==> flow/design.v <==
`timescale 1ns/1ps
`default_nettype none
module multiplier #(parameter WIDTH=256) (
    input wire clk_in,
    input wire rst_in,
    input wire [WIDTH-1:0] a_in,
    input wire [WIDTH-1:0] b_in,
    input wire valid_in,
    output logic [WIDTH*2-1:0] c_out,
    output logic valid_out,
    output logic busy_out
    );
    typedef enum {IDLE=0,COMPUTING=1,DONE=2} fsm_state;
    fsm_state state;
    logic [$clog2(WIDTH)-1:0] index;
    always_ff @(posedge clk_in) begin
        if (rst_in) begin
            c_out <= 0;
            index <= 0;
            state <= IDLE;
            valid_out <= 0;
            busy_out <= 0;
        end else begin
            case (state)
                IDLE: begin
                    if (valid_in) begin
                        c_out <= 0;
                        index <= 0;
                        state <= COMPUTING;
                        busy_out <= 1;
                    end
                end
                COMPUTING: begin
                    if (b_in[index] == 1'b1) begin
                        c_out <= c_out + (a_in << index);  
                    end
                    if (index == WIDTH-1) begin
                        valid_out <= 1;
                        busy_out <= 0;
                        state <= DONE;
                    end
                    index <= index+1;
                end
                DONE: begin
                    valid_out <= 0;
                    state <= IDLE;
                end
            endcase
        end
    end
endmodule
`default_nettype wire
`timescale 1ns/1ps
`default_nettype none
module mont_reduction #(parameter WIDTH=512)
    (input wire clk_in,
     input wire rst_in,
     input wire [WIDTH*2:0] x_mont,
     input wire [WIDTH-1:0] N,
     input wire [WIDTH:0] R,  
     input wire [WIDTH-1:0] N_prime,  
     input wire valid_in,
     output logic [WIDTH-1:0] x_out,
     output logic valid_out,
     output logic busy_out
    );
    logic [WIDTH:0] R_length;
    assign R_length = WIDTH;
    logic signed [WIDTH:0] m;
    logic signed [WIDTH*2:0] t;
    logic mult_valid_in, mult_valid_out, mult_busy;
    logic [WIDTH:0] mult_a, mult_b;
    logic [WIDTH*2+1:0] mult_out;
    multiplier #(.WIDTH(WIDTH+1))
     multiplier(
        .clk_in(clk_in),
        .rst_in(rst_in),
        .a_in(mult_a),
        .b_in(mult_b),
        .valid_in(mult_valid_in),
        .c_out(mult_out),
        .valid_out(mult_valid_out),
        .busy_out(mult_busy)
     );
    typedef enum  {IDLE=0,FIRST_OP=1,SETUP_SECOND=2,SECOND_OP=3,CHECK=4,DONE=5} fsm_state;
    fsm_state state;
    always_ff @(posedge clk_in) begin 
        if (rst_in) begin
            m <= 0;
            t <= 0;
            state <= IDLE;
            busy_out <= 1'b0;
            valid_out <= 1'b0;
            mult_valid_in <= 1'b0;
        end else begin
            case (state)
                IDLE: begin
                    if (valid_in) begin
                        mult_a <= x_mont[WIDTH:0];
                        mult_b <= N_prime;
                        mult_valid_in <= 1'b1;
                        state <= FIRST_OP;
                        busy_out <= 1'b1;
                    end
                end 
                FIRST_OP: begin
                    if (mult_valid_out) begin
                        state <= SETUP_SECOND;
                        m <= mult_out[WIDTH-1:0];
                    end
                    mult_valid_in <= 1'b0;
                end
                SETUP_SECOND: begin
                    mult_a <= m;
                    mult_b <= {1'b0,N};
                    mult_valid_in <= 1'b1;
                    state <= SECOND_OP;
                end
                SECOND_OP: begin
                    if (mult_valid_out) begin
                        t <= $signed({1'b0,x_mont}) - $signed(mult_out) >>> R_length;
                        state <= CHECK;
                    end
                    mult_valid_in <= 0;
                end
                CHECK: begin
                    if (t < 0) begin
                        x_out <= t + $signed({1'b0,N});
                    end else begin
                        x_out <= t[WIDTH-1:0];
                    end
                    valid_out <= 1'b1;
                    state <= DONE;
                    busy_out <= 1'b0;
                end
                DONE: begin
                    valid_out <= 1'b0;
                    state <= IDLE;
                end
            endcase       
        end
    end
endmodule
`default_nettype wire
`timescale 1ns/1ps
`default_nettype none
module mod_exponent #(parameter WIDTH = 64) (
    input wire clk_in,
    input wire rst_in,
    input wire [WIDTH-1:0] base,
    input wire [WIDTH-1:0] exponent,
    input wire [WIDTH-1:0] modulo,
    input wire [WIDTH-1:0] inv_modulo,  
    input wire [WIDTH:0] R,  
    input wire [WIDTH-1:0] start_product,  
    input wire valid_in,
    input wire ready_in,  
    output logic [WIDTH-1:0] c_out,
    output logic valid_out,
    output logic busy_out
    );
    typedef enum {IDLE=0,COMPUTING=1,DONE=2,UPDATE_PRODUCT=3,REDUCE=5,UPDATE_BASE=4,NEXT=6,LAST_REDUCTION=7,WAITING=8,MULTIPLIER_START=9,MULTIPLIER_DONE=10} states;
    states state;
    logic [WIDTH-1:0] running_product, current_base;
    logic [$clog2(WIDTH)-1:0] current_index;
    logic [WIDTH*2:0] reduce_input1, reduce_input2;
    logic [WIDTH-1:0] reduce_output1, reduce_output2;
    logic finished, finished2;  
        logic mult_valid_in, mult_valid_out, mult_busy;
    logic [WIDTH-1:0] mult_a, mult_b;
    logic [WIDTH*2-1:0] mult_out;
    multiplier #(.WIDTH(WIDTH))
     multiplier(
        .clk_in(clk_in),
        .rst_in(rst_in),
        .a_in(mult_a),
        .b_in(mult_b),
        .valid_in(mult_valid_in),
        .c_out(mult_out),
        .valid_out(mult_valid_out),
        .busy_out(mult_busy)
     );
    logic [WIDTH-1:0] mark_a, mark_b;
    logic [WIDTH*2-1:0] mark_out;
    logic markiplier_valid_in, markiplier_valid_out, markiplier_busy;
    multiplier #(.WIDTH(WIDTH))
     markiplier(.clk_in(clk_in),
                .rst_in(rst_in),
                .a_in(mark_a),
                .b_in(mark_b),
                .valid_in(markiplier_valid_in),
                .c_out(mark_out),
                .valid_out(markiplier_valid_out),
                .busy_out(markiplier_busy)
                );
    logic reduction_valid_in, reduction_valid_out, reduction_busy;
    mont_reduction #(.WIDTH(WIDTH))
     reduction(.clk_in(clk_in),
                .rst_in(rst_in),
                .x_mont(mult_out),
                .N(modulo),
                .R(R),
                .N_prime(inv_modulo),
                .valid_in(mult_valid_out),
                .x_out(reduce_output1),
                .valid_out(reduction_valid_out),
                .busy_out(reduction_busy)
     );
    logic reduction2_valid_in, reduction2_valid_out, reduction2_busy;
    mont_reduction #(.WIDTH(WIDTH))
     reduction2(.clk_in(clk_in),
                .rst_in(rst_in),
                .x_mont(mark_out),
                .N(modulo),
                .R(R),
                .N_prime(inv_modulo),
                .valid_in(markiplier_valid_out),
                .x_out(reduce_output2),
                .valid_out(reduction2_valid_out),
                .busy_out(reduction2_busy)
     );
    always_ff @(posedge clk_in) begin
        if (rst_in) begin
            running_product <= start_product;
            current_index <= 0;
            state <= IDLE;
            busy_out <= 0;
            finished <= 0;
            finished2 <= 0;
            valid_out <= 0;
            mult_valid_in <= 0;
            markiplier_valid_in <= 0;
        end else begin
            case (state)
                IDLE: begin
                    if (valid_in) begin
                        state <= COMPUTING;
                        running_product <= start_product;
                        current_index <= 0;
                        current_base <= base; 
                        busy_out <= 1;
                    end
                end 
                COMPUTING: begin
                    if (exponent[current_index] == 1) begin
                        state <= UPDATE_PRODUCT;
                    end else begin
                        state <= UPDATE_BASE;
                    end
                    finished <= 0;
                end
                UPDATE_BASE: begin
                    mult_a <= current_base;
                    mult_b <= current_base;
                    mult_valid_in <= 1'b1;
                    state <= REDUCE;
                end
                UPDATE_PRODUCT: begin
                    mult_a <= current_base;
                    mult_b <= current_base;
                    mult_valid_in <= 1'b1;
                    mark_a <= current_base;
                    mark_b <= running_product;
                    markiplier_valid_in <= 1'b1;
                    state <= REDUCE;
                end
                REDUCE: begin
                    if (exponent[current_index] == 1) begin
                        if (reduction_valid_out) begin
                            finished <= 1'b1;
                            current_base <= reduce_output1;
                        end
                        if (reduction2_valid_out) begin
                            finished2 <= 1'b1;
                            running_product <= reduce_output2;
                        end
                        if (finished == 1'b1 && finished2 == 1'b1) begin
                            state <= NEXT;
                        end
                        mult_valid_in <= 0;
                        markiplier_valid_in <= 0;
                    end else begin
                        if (reduction_valid_out) begin
                            finished <= 1'b1;
                            current_base <= reduce_output1;
                        end
                        if (finished) begin
                            state <= NEXT;
                        end
                        mult_valid_in <= 0;
                    end
                end
                NEXT: begin
                    current_index <= current_index + 1;
                    if (current_index == WIDTH-1) begin
                        state <= LAST_REDUCTION;
                    end else begin
                        state <= COMPUTING;
                    end
                    finished <= 0;
                end
                LAST_REDUCTION: begin
                    mark_a <= running_product;  
                    mark_b <= 1'b1;
                    markiplier_valid_in <= 1'b1;
                    state <= WAITING;
                end
                WAITING: begin
                    markiplier_valid_in <= 1'b0;
                    if (reduction2_valid_out) begin
                        c_out <= reduce_output2;
                        valid_out <= 1;
                        busy_out <= 0;
                        state <= DONE;
                    end
                end
                DONE: begin
                    if (ready_in) begin 
                        state <= IDLE;
                        valid_out <= 0;
                    end
                end
            endcase
        end
    end
endmodule
`default_nettype wire
=== Tool chain data of mod_exponent ===
What the tools print for mod_exponent, step after step.
Lines are those of the file above, counted from 1.
Cell names lack the library's common part.
Not given: n/a

* Top: mod_exponent
* Clock input: clk_in
* Library: sky130hd
* Timing corner: tt_025C_1v80

=== Word level ===
Source: Yosys, flattened and elaborated, memories not mapped. Widths are those after wreduce. Registers that Yosys merges into a memory's read port (data or address) are not register bits. Print and check cells do not count.

* Bits in registers: 1,818
* Bits of input ports: 389
* Output and inout port bits: 66
* Elaborated cells: 309

* $add $sub $neg: 13
* Order comparisons: 2
* Equality and inequality tests: 59
* Shifts and indexed selects: 9
* Mux-type cells: 96
* Bitwise logic cells: 1
* Reduce/logical cells: 83

{| class="wikitable"
|+ Operators by type and width
! cell !! count
|-
| 32-bit 2-to-1 mux || 20
|-
| 130-bit parallel mux with 2-bit select || 2
|-
| 65-bit parallel mux with 2-bit select || 4
|-
| 130-bit 2-to-1 mux || 4
|-
| 128-bit parallel mux with 2-bit select || 2
|-
| 64-bit parallel mux with 2-bit select || 4
|-
| 128-bit 2-to-1 mux || 4
|-
| 64-bit 2-to-1 mux || 8
|-
| 32-bit parallel mux with 6-bit select || 2
|-
| 32-bit parallel mux with 3-bit select || 4
|-
| 32-bit by 2-bit == test with 1-bit output with constant B || 10
|-
| 129-bit by 130-bit subtractor with 130-bit output || 2
|-
| 130-bit adder || 2
|-
| 65-bit by 7-bit << shifter with 130-bit output || 2
|-
| 65-bit 2-to-1 mux || 4
|-
| 128-bit adder || 2
|-
| 32-bit by 3-bit == test with 1-bit output with constant B || 8
|-
| 64-bit by 6-bit << shifter with 128-bit output || 2
|-
| 32-bit parallel mux with 8-bit select || 1
|-
| 32-bit by 1-bit == test with 1-bit output with constant B || 7
|-
| 32-bit logical NOT || 7
|-
| 64-bit by 6-bit indexed select with 1-bit output || 3
|-
| 66-bit by 1-bit < comparator with 1-bit output with constant B || 2
|-
| 65-bit by 7-bit indexed select with 1-bit output || 2
|-
| 64-bit adder || 2
|-
| 2-bit AND reduction || 21
|-
| 3-bit AND reduction || 14
|-
| 2-bit nonzero test || 19
|}

Not listed: further kinds 25, cells in them 99.

=== Longest topological paths ===
Longest topological path by Yosys (ltp), each cell counted once; first at word level (registers and memories cut), then after technology mapping (sequential cells cut; the memories' decode and read muxes count).

* Word-level depth: 4
* ABC_AREA: 0
* Depth in mapped cells: 32
* Mapped depth without buffers: 27

=== Synthesis result ===
Yosys stat after the flow's synthesis: flattened, memories mapped to cells. It holds for the ABC_AREA given above (unset counts as 0); a run with the other value may have another netlist.
The area totals of this step are shown rounded.

{| class="wikitable"
|+ Cells by type
! cell !! count !! total area (um^2)
|-
| edfxtp_1 || 770 || 2.31E+04
|-
| dfxtp_1 || 853 || 1.71E+04
|-
| ha_1 || 899 || 1.12E+04
|-
| a21oi_1 || 1,596 || 7.99E+03
|-
| mux2_2 || 693 || 7.8E+03
|-
| nand2_1 || 1,857 || 6.97E+03
|-
| mux4_2 || 267 || 6.01E+03
|-
| nor2_1 || 1,339 || 5,026.07
|-
| o21ai_0 || 882 || 4.41E+03
|-
| xnor2_1 || 479 || 4.2E+03
|-
| mux2i_1 || 408 || 4.08E+03
|-
| a21o_1 || 493 || 3,701.05
|-
| clkbuf_1 || 773 || 2.9E+03
|-
| xor2_1 || 268 || 2.35E+03
|-
| nand4_1 || 368 || 2.3E+03
|-
| inv_1 || 568 || 2.13E+03
|-
| a22o_1 || 203 || 1.78E+03
|-
| o21bai_1 || 236 || 1.77E+03
|}

Other cell types: 94; their cells: 2680.

* Cells in the netlist: 15,632
* Chip area (Yosys): 0.133 mm^2
* Area of sequential cells: 0.0402 mm^2
* Mapped flip-flops: 1,623
* Buffer cells: 967

By module: a second synthesis without flattening, with its own total; a netlist apart from the flattened one above.

* Cells (unflattened synthesis): 16,567
* Area total of the unflattened synthesis: 0.136 mm^2

Rows give one instance, submodules left out.

{| class="wikitable"
|+ By module
! module !! times used !! cells !! area (mm^2) !! seq. area (mm^2)
|-
| mont_reduction (WIDTH=64) || 2 || 2,664 || 0.0237 || 0.00856
|-
| multiplier (WIDTH=65) || 2 || 2,673 || 0.0185 || 0.00284
|-
| multiplier (WIDTH=64) || 2 || 2,468 || 0.018 || 0.00278
|-
| mod_exponent || 1 || 957 || 0.0157 || 0.012
|}

=== Path before layout ===
Source: OpenSTA report_checks on the synthesized netlist (no wires, ideal clock, input and output delay 20% of the period each), path of least setup slack; recovery checks are left aside. Register names are those of the netlist, which keeps one name where synthesis merged equal registers.

* Kind: input -> register
* Start point: input port rst_in
* End point: register reduction.mult_a[0]
* Period: 10.0 ns
* Library setup time: 0.776 ns
* Data arrival time: 11.351 ns
* Required time: 9.224 ns
* Path slack: -2.127 ns
* Delay of the path: 10.127 ns
* Stages on the path: 4
* Synthesis period reached: 12.127 ns

"delay of the path" = arrival - input delay + setup time.
"stages on the path": output pins that drive a net of the path, with the launching flip-flop's if there is one; two outputs of one cell count as two.
"synthesis period reached" is the clock period less the worst setup slack; recovery checks do not enter. This is arithmetic on one report: input and output delays are still those of the set period (20% each).
Between the ends stands the longest chain of elaborated cells between them, by number of cells; it is not shown to be the way that was timed. Of several equally long chains one is given.
Each line given opens the expression or statement behind the cell; cells for indexed reads and writes are added by Yosys, which also makes memories of some case tables.

* Cell sequence: clkbuf_1 > clkbuf_1 > buf_1 > nor3_1
* Length of the longest elaborated chain: 2

{| class="wikitable"
|+ Ends and longest elaborated chain, after synthesis
! item !! RTL line !! text
|-
| from (decl) || 149 || <nowiki>input wire rst_in,</nowiki>
|-
| 1-bit NOT || n/a ||
|-
| 3-bit AND reduction || n/a ||
|-
| to (assign) || 99 || <nowiki>mult_a <= x_mont[WIDTH:0];</nowiki>
|-
| to (assign) || 114 || <nowiki>mult_a <= m;</nowiki>
|-
| to (decl) || 72 || <nowiki>logic [WIDTH:0] mult_a, mult_b;</nowiki>
|}

=== Path in the finished layout ===
From the final timing report of stored run 1: the path of least setup slack in the routed layout; clock arrival at registers is part of the times.

* Kind: register -> register
* Start point: register multiplier.index[1]
* End point: register multiplier.c_out[126]
* Period: 10.4 ns
* Library setup time: 0.03 ns
* Data arrival time: 11.74 ns
* Required time: 11.32 ns
* Path slack: -0.42 ns
* Stages on the path: 28

Between the ends stands the longest chain of elaborated cells between them, by number of cells; it is not shown to be the way that was timed. Of several equally long chains one is given.
A register here has more assigning lines than the two given.

* Cell sequence: dfxtp_1 > buf_1 > buf_1 > clkbuf_1 > mux2_2 > a21oi_1 > mux2i_1 > o21ai_0 > nor2_1 > nor2_1 > nor2_1 > ha_1 > clkbuf_1 > nand4_1 > nor4_1 > nand3_1 > nor3_1 > o31ai_1 > a21oi_1 > and3b_1 > a31oi_1 > o21ai_1 > nor3b_2 > a31oi_1 > o31ai_1 > a311oi_1 > xnor2_1 > a22o_1
* Length of the longest elaborated chain: 4

{| class="wikitable"
|+ Ends and longest elaborated chain, post-layout
! item !! RTL line !! text
|-
| from (decl) || 15 || <nowiki>logic [$clog2(WIDTH)-1:0] index;</nowiki>
|-
| from (assign) || 19 || <nowiki>index <= 0;</nowiki>
|-
| from (assign) || 42 || <nowiki>index <= index+1;</nowiki>
|-
| 64-bit by 6-bit << shifter with 128-bit output || 35 || <nowiki>c_out <= c_out + (a_in << index);</nowiki>
|-
| 128-bit adder || 35 ||
|-
| 128-bit 2-to-1 mux || 34 || <nowiki>if (b_in[index] == 1'b1) begin</nowiki>
|-
| 128-bit parallel mux with 2-bit select || 24 || <nowiki>case (state)</nowiki>
|-
| to (assign) || 27 || <nowiki>c_out <= 0;</nowiki>
|-
| to (assign) || 35 ||
|-
| to (decl) || 9 || <nowiki>output logic [WIDTH*2-1:0] c_out,</nowiki>
|}

Appendix: measured runs

Flow measurements of mod_exponent on sky130hd: 5 stored runs with different settings, listed in no order. Input and output delays are each 20% of the period that was set; the output load is 0.01 pF.
By "worst path time" is meant the share of the clock period that the worst setup path is allowed (20% is reserved at inputs, 20% at outputs), minus its slack. Clock arrival times at its registers enter into it.
"power consumption": no workload was simulated; the value follows from the tool's default switching activity.
Values from the reports are rounded here.

=== Stored run 1 ===
{| class="wikitable"
! Setting !! Value
|-
| ABC_AREA || 0
|-
| CAP_MARGIN || 30
|-
| CELL_PAD_IN_SITES_DETAIL_PLACEMENT || 1
|-
| CORE_ASPECT_RATIO || 0.68
|-
| CORE_MARGIN || 6
|-
| CORE_UTILIZATION || 52
|-
| CTS_CLUSTER_DIAMETER || 245
|-
| CTS_CLUSTER_SIZE || 96
|-
| GPL_TIMING_DRIVEN || 0
|-
| HOLD_SLACK_MARGIN || -0.1
|-
| MAX_ROUTING_LAYER || met4
|-
| SETUP_SLACK_MARGIN || -0.16
|-
| SLEW_MARGIN || 30
|-
| TNS_END_PERCENT || 45
|-
| period_ns || 10.4
|-
! Result !! Value
|-
| Mapped cell area after synthesis || 0.133 mm^2
|-
| Full die area || 0.268 mm^2
|-
| Standard-cell area after layout || 0.144 mm^2
|-
| Utilization after layout || 57.0 %
|-
| Worst setup slack after layout || -0.422 ns
|-
| Summed negative setup slack || -2.04 ns
|-
| Final worst hold slack || 0.355 ns
|-
| Power consumption || 0.0106 W
|-
| Worst path time || 10.82 ns
|-
| Type of the worst setup path || register -> register
|}

=== Stored run 2 ===
{| class="wikitable"
! Setting !! Value
|-
| CORE_MARGIN || 8
|-
| CTS_CLUSTER_SIZE || 96
|-
| HOLD_SLACK_MARGIN || -0.1
|-
| period_ns || 10.0
|-
| CAP_MARGIN || 20
|-
| CORE_UTILIZATION || 40
|-
| SLEW_MARGIN || 20
|-
! Result !! Value
|-
| Mapped cell area after synthesis || 0.133 mm^2
|-
| Full die area || 0.351 mm^2
|-
| Standard-cell area after layout || 0.147 mm^2
|-
| Utilization after layout || 44.5 %
|-
| Worst setup slack after layout || 1.70 ns
|-
| Summed negative setup slack || 0.000 ns
|-
| Final worst hold slack || 0.443 ns
|-
| Power consumption || 0.0159 W
|-
| Worst path time || 8.30 ns
|-
| Type of the worst setup path || register -> register
|}

=== Stored run 3 ===
{| class="wikitable"
! Setting !! Value
|-
| ABC_AREA || 1
|-
| CAP_MARGIN || 40
|-
| CELL_PAD_IN_SITES_DETAIL_PLACEMENT || 0
|-
| CELL_PAD_IN_SITES_GLOBAL_PLACEMENT || 3
|-
| CORE_MARGIN || 5
|-
| CORE_UTILIZATION || 36
|-
| GPL_ROUTABILITY_DRIVEN || 1
|-
| GPL_TIMING_DRIVEN || 0
|-
| MAX_ROUTING_LAYER || met5
|-
| PLACE_DENSITY_LB_ADDON || 0.13
|-
| SETUP_SLACK_MARGIN || 3.86
|-
| SLEW_MARGIN || 10
|-
| TNS_END_PERCENT || 45
|-
| period_ns || 13.9
|-
! Result !! Value
|-
| Mapped cell area after synthesis || 0.16 mm^2
|-
| Full die area || 0.458 mm^2
|-
| Standard-cell area after layout || 0.181 mm^2
|-
| Utilization after layout || 40.9 %
|-
| Worst setup slack after layout || 6.83 ns
|-
| Summed negative setup slack || 0.000 ns
|-
| Final worst hold slack || 0.429 ns
|-
| Power consumption || 0.0118 W
|-
| Worst path time || 7.07 ns
|-
| Type of the worst setup path || register -> register
|}

=== Stored run 4 ===
{| class="wikitable"
! Setting !! Value
|-
| CORE_UTILIZATION || 22
|-
| PLACE_DENSITY || 0.4
|-
| period_ns || 8.75
|-
| CAP_MARGIN || 20
|-
| CORE_MARGIN || 2
|-
| SLEW_MARGIN || 20
|-
! Result !! Value
|-
| Mapped cell area after synthesis || 0.133 mm^2
|-
| Full die area || 0.61 mm^2
|-
| Standard-cell area after layout || 0.153 mm^2
|-
| Utilization after layout || 25.4 %
|-
| Worst setup slack after layout || 0.867 ns
|-
| Summed negative setup slack || 0.000 ns
|-
| Final worst hold slack || 0.444 ns
|-
| Power consumption || 0.019 W
|-
| Worst path time || 7.88 ns
|-
| Type of the worst setup path || register -> register
|}

=== Stored run 5 ===
{| class="wikitable"
! Setting !! Value
|-
| CORE_UTILIZATION || 30
|-
| PLACE_DENSITY || 0.4
|-
| period_ns || 11.1
|-
| CAP_MARGIN || 20
|-
| CORE_MARGIN || 2
|-
| SLEW_MARGIN || 20
|-
! Result !! Value
|-
| Mapped cell area after synthesis || 0.133 mm^2
|-
| Full die area || 0.448 mm^2
|-
| Standard-cell area after layout || 0.15 mm^2
|-
| Utilization after layout || 34.0 %
|-
| Worst setup slack after layout || 2.60 ns
|-
| Summed negative setup slack || 0.000 ns
|-
| Final worst hold slack || 0.442 ns
|-
| Power consumption || 0.015 W
|-
| Worst path time || 8.50 ns
|-
| Type of the worst setup path || register -> register
|}
